==> flow/design.v <==
module izhikevich_neuron #(parameter DT = 16'h0100)  
(
    input wire clk,
    input wire rst,
    input wire [15:0] I,           
    output reg spike               
);
    reg signed [15:0] v, u;
    wire signed [15:0] a = 16'h0051;    
    wire signed [15:0] b = 16'h0200;    
    wire signed [15:0] c = -16'sd16640;  
    wire signed [15:0] d = 16'h0800;    
    wire signed [15:0] v_sq;
    wire signed [15:0] term1, term2, term3, dv_raw, du_raw;
    wire signed [15:0] bv;
    localparam signed [15:0] V_THRESH = 16'd7680;  
    cordic_mult sq_v (.x(v), .y(v), .out(v_sq));
    cordic_mult mul_004 (.x(16'h0148), .y(v_sq), .out(term1));
    cordic_mult mul_5v (.x(16'h0500), .y(v), .out(term2));
    assign term3 = 16'd35840;  
    assign dv_raw = term1 + term2 + term3 - u + I;
    cordic_mult mul_bv (.x(b), .y(v), .out(bv));
    assign du_raw = (bv - u);
    wire signed [15:0] du;
    cordic_mult mul_a (.x(a), .y(du_raw), .out(du));
    wire signed [31:0] dv_dt = dv_raw * $signed(DT);
    wire signed [31:0] du_dt = du * $signed(DT);
    always @(posedge clk or posedge rst) begin
        if (rst) begin
            v <= c;
            u <= 0;
            spike <= 0;
        end else begin
            if (v >= V_THRESH) begin
                v <= c;
                u <= u + d;
                spike <= 1;
            end else begin
                v <= v + dv_dt[23:8];  
                u <= u + du_dt[23:8];
                spike <= 0;
            end
        end
    end
endmodule
module cordic_mult(
    input signed [15:0] x,
    input signed [15:0] y,
    output signed [15:0] out
);
    wire signed [31:0] temp;
    assign temp = x * y;
    assign out = temp[23:8];  
endmodule
* From RTL to reports: izhikevich_neuron *
What the tools print for izhikevich_neuron, step after step.
Line numbers count from 1 in the design file above.
Cell names lack the library's common part.
The mark n/a stands for no value.

set-up
  top module = izhikevich_neuron
  clock = clk
  standard-cell library = sky130hd
  corner = tt_025C_1v80

* Word level *
Counts by Yosys on the flattened word-level netlist (proc, flatten, opt, wreduce; memories kept). Register bits leave out memories and registers merged into their read ports (data or address); mux counts leave out enables and synchronous resets folded into registers. Print and check cells are left out. Cells with the same type and inputs are merged into one.

storage and ports
  flip-flop bits (word level) = 33
  bits of input ports = 18
  output and inout bits = 1

cells by class
  add/sub/neg operators = 8
  multiply operators = 4
  order comparisons = 1
  muxes and demuxes = 3

operator list
  kind                                                                  count
  multiplier 16 x 16 -> 24 bit                                          1
  multiplier 8 x 16 -> 24 bit (first input constant)                    1
  multiplier 7 x 16 -> 21 bit (first input constant)                    1
  adder 16 bit                                                          4
  multiplier 4 x 16 -> 16 bit (first input constant)                    1
  subtractor 16 bit                                                     2
  two-way mux 16 bit                                                    2
  adder 16 x 13 -> 16 bit (second input constant)                       1
  greater-or-equal comparator 16 x 14 -> 1 bit (second input constant)  1
  adder 16 bit (second input constant)                                  1
  two-way mux 1 bit                                                     1

* Depth *
Yosys ltp: most cells in a row. Word level: on the elaborated netlist, between registers, memories and ports. Mapped: between sequential cells and ports; inverters and the memories' decode and read muxes count.

logic depth
  word-level depth = 8
  ABC_AREA = 0
  depth in mapped cells = 49
  depth with buffers taken out = 47

* Mapped cells and area *
Source: synth_stat.txt of the flow (Yosys; design flattened, memories mapped). It holds for the ABC_AREA given above (unset counts as 0); a run with the other value may have another netlist.

synthesis totals
  cell count = 1637
  mapped area = 14642.8 µm²
  sequential part of the area = 834.6 µm²
  mapped flip-flops = 33
  buffer cells = 25

cells by type
  cell      count  total area (µm²)
  fa_1      252    5.04E+03
  ha_1      249    3.12E+03
  inv_1     467    1.75E+03
  xnor2_1   91     797.014
  dfrtp_1   26     650.624
  nand2_1   93     349.085
  and2_1    47     294.032
  a21oi_1   53     265.254
  nor2_1    64     240.23
  xor2_1    25     218.96
  dfstp_2   7      183.926
  a21o_1    23     172.666
  o21ai_0   30     150.144
  nor2b_1   20     125.12
  nor3_1    19     95.091
  clkbuf_1  24     90.086
  nand3_1   18     90.086
  o21a_1    11     82.579

Other cell types: 38; their cells: 118.
By module: a second synthesis without flattening, with its own total; a netlist apart from the flattened one above.

second synthesis, totals
  cells (unflattened synthesis) = 4765
  area (unflattened synthesis) = 41788.8 µm²

Each row is one instance without its submodules.

by module
  module             instances  cells  area (µm²)
  cordic_mult        5          847    7409.6
  izhikevich_neuron  1          530    4740.8

* Worst setup path after synthesis *
Source: OpenSTA report_checks on the synthesized netlist (no wires, ideal clock, input and output delay 20% of the period each), path of least setup slack; recovery checks are left aside. Register names are those of the netlist, which keeps one name where synthesis merged equal registers.

timing post-synthesis
  path kind = reg2reg
  start = register v[11]
  end = register v[15]
  period = 12.0 ns
  time at the first pin = 0.000 ns
  arrival time = 11.461 ns
  setup slack = 0.455 ns
  delay of the path = 11.545 ns
  stages = 47
  buffers on the path = 2
  period reached after synthesis = 11.545 ns

"delay of the path" is the arrival time less input delay plus setup time.
"stages" counts driving pins, that of a launching flip-flop among them; a cell with two outputs on the path counts twice.
"period reached after synthesis" is the clock period less the worst setup slack; recovery checks do not enter. This is arithmetic on one report: input and output delays are still those of the set period (20% each).
Between the ends stands the longest chain of elaborated cells between them, by number of cells; it is not shown to be the way that was timed. Of several equally long chains one is given.
Each line given opens the expression or statement behind the cell; cells for indexed reads and writes are added by Yosys, which also makes memories of some case tables.
At most two assigning lines are given for a register; there are more.

on the way, post-synthesis
  cells stage by stage = dfstp_2 clkbuf_1 nand2_1 fa_1 fa_1 fa_1 inv_1 fa_1 fa_1 inv_1 fa_1 inv_1 ha_1 clkbuf_1 a21o_1 a21oi_1 o21bai_1 a21o_1 [... 11 more ...] a21oi_1 nand3b_1 a21oi_1 xnor2_1 fa_1 fa_1 inv_1 fa_1 fa_1 inv_1 ha_1 or2_2 a21oi_1 a31oi_1 a31oi_1 xnor2_1 xnor3_1 or2_2
  length of the longest elaborated chain = 8
  elaborated cells between the ends (all ways) = 10
  source lines of those cells = 4
  classes of those cells = add/sub (5); mul (3); compare (1); mux (1)

RTL lines, path post-synthesis
  element                       RTL line  RTL
  start: declaration            8         reg signed [15:0] v, u;
  start: assignment             30        v <= c;
  start: assignment             35        v <= c;
  multiplier 16 x 16 -> 24 bit  52        assign temp = x * y;
  multiplier 7 x 16 -> 21 bit   52
  adder 16 bit (2 in a row)     21        assign dv_raw = term1 + term2 + term3 - u + I;
  subtractor 16 bit             21
  adder 16 bit                  21
  adder 16 bit                  39        v <= v + dv_dt[23:8];
  two-way mux 16 bit            34        if (v >= V_THRESH) begin
  end: assignment               30
  end: assignment               35
  end: declaration              8

* Worst path after layout *
From the final timing report of record 1: the path of least setup slack in the routed layout; clock arrival at registers is part of the times.

timing after layout
  path kind = reg2reg
  start = register v[6]
  end = register v[15]
  period = 19.1 ns
  time at the first pin = 0.28 ns
  arrival time = 13.08 ns
  setup slack = 6.23 ns
  stages = 45
  buffers on the path = 0

Between the ends stands the longest chain of elaborated cells between them, by number of cells; it is not shown to be the way that was timed. Of several equally long chains one is given.
At most two assigning lines are given for a register; there are more.

on the way, after layout
  cells stage by stage = dfrtp_1 nand2_1 fa_1 fa_1 fa_1 inv_1 fa_1 fa_1 inv_1 fa_1 inv_1 ha_1 a21o_1 a21oi_1 o21bai_1 a21o_1 a21oi_1 o31ai_1 [... 9 more ...] a21oi_1 nand3b_1 a21oi_1 xnor2_1 fa_1 fa_1 inv_1 fa_1 fa_1 inv_1 ha_1 or2_2 a21oi_1 a31oi_1 a31oi_1 xnor2_1 xnor3_1 or2_2
  length of the longest elaborated chain = 8
  elaborated cells between the ends (all ways) = 10
  source lines of those cells = 4
  classes of those cells = add/sub (5); mul (3); compare (1); mux (1)

RTL lines, path after layout
  element                       RTL line  RTL
  start: declaration            8         reg signed [15:0] v, u;
  start: assignment             30        v <= c;
  start: assignment             35        v <= c;
  multiplier 16 x 16 -> 24 bit  52        assign temp = x * y;
  multiplier 7 x 16 -> 21 bit   52
  adder 16 bit (2 in a row)     21        assign dv_raw = term1 + term2 + term3 - u + I;
  subtractor 16 bit             21
  adder 16 bit                  21
  adder 16 bit                  39        v <= v + dv_dt[23:8];
  two-way mux 16 bit            34        if (v >= V_THRESH) begin
  end: assignment               30
  end: assignment               35
  end: declaration              8

Ticket comment

Module izhikevich_neuron, platform sky130hd: 6 stored runs of the flow (Yosys, OpenROAD) with differing settings, in no particular order. Input and output delays are each 20% of the period that was set; the output load is 0.01 pF.
By "achieved clock period" is meant the clock period of the run minus its worst setup slack. This is arithmetic on one report: input and output delays are still those of the set period (20% each).
"time of the worst setup path": the worst setup path's part of the clock period (all of it between registers, 20% less for each end at a port) less its slack. A launch clock that arrives late makes it longer, a capture clock that arrives late makes it shorter.
A setting shown as n/a is not set for that run.
Among the results, n/a means that no value is shown for the run.

setting or result                      record 1  record 2  record 3  record 4  record 5  record 6
CORE_UTILIZATION                       40        31        30        64        41        72
PLACE_DENSITY                          0.6       n/a       n/a       n/a       n/a       n/a
period_ns                              19.1      8.7       12.0      18.6      12.0      18.6
CAP_MARGIN                             20        20        25        0         20        0
CORE_MARGIN                            2         2         2         3         8         3
SLEW_MARGIN                            20        20        10        20        20        20
ABC_AREA                               n/a       1         n/a       0         1         0
CTS_CLUSTER_DIAMETER                   n/a       112       n/a       n/a       n/a       n/a
GPL_ROUTABILITY_DRIVEN                 n/a       1         n/a       0         n/a       0
MAX_ROUTING_LAYER                      n/a       met4      n/a       n/a       n/a       n/a
CELL_PAD_IN_SITES_GLOBAL_PLACEMENT     n/a       n/a       2         2         n/a       3
CTS_CLUSTER_SIZE                       n/a       n/a       22        83        n/a       n/a
HOLD_SLACK_MARGIN                      n/a       n/a       0.25      n/a       n/a       n/a
MIN_ROUTING_LAYER                      n/a       n/a       met2      n/a       n/a       n/a
PLACE_DENSITY_LB_ADDON                 n/a       n/a       0.27      0.2       n/a       0.1
CELL_PAD_IN_SITES_DETAIL_PLACEMENT     n/a       n/a       n/a       1         1         1
CORE_ASPECT_RATIO                      n/a       n/a       n/a       1.49      1.92      1.92
GPL_TIMING_DRIVEN                      n/a       n/a       n/a       0         n/a       0
SETUP_SLACK_MARGIN                     n/a       n/a       n/a       2.61      n/a       2.61
TNS_END_PERCENT                        n/a       n/a       n/a       60        n/a       60
smallest setup slack (ns)              6.226     -1.942    0.347     n/a       0.391     n/a
area of the synthesized netlist (µm²)  14642.8   15688.8   14642.8   n/a       15688.8   n/a
die size (µm²)                         38153.8   52425.0   50593.5   n/a       45117.1   n/a
post-layout utilization (%)            42.6      42.0      35.2      n/a       44.9      n/a
total negative setup slack (ns)        0.000     -18.093   0.000     n/a       0.000     n/a
time of the worst setup path (ns)      12.87     10.64     11.65     n/a       11.61     n/a
worst path kind                        reg2reg   reg2reg   reg2reg   n/a       reg2reg   n/a
std-cell area (final layout) (µm²)     15494.9   21028.9   16863.7   n/a       17002.6   n/a
worst-case hold slack (ns)             0.537     0.554     0.550     n/a       0.567     n/a
achieved clock period (ns)             12.874    10.642    11.653    n/a       11.609    n/a

Record 4: no final report: placement broke off with FLW-0024
Record 6: no final report: placement broke off with FLW-0024
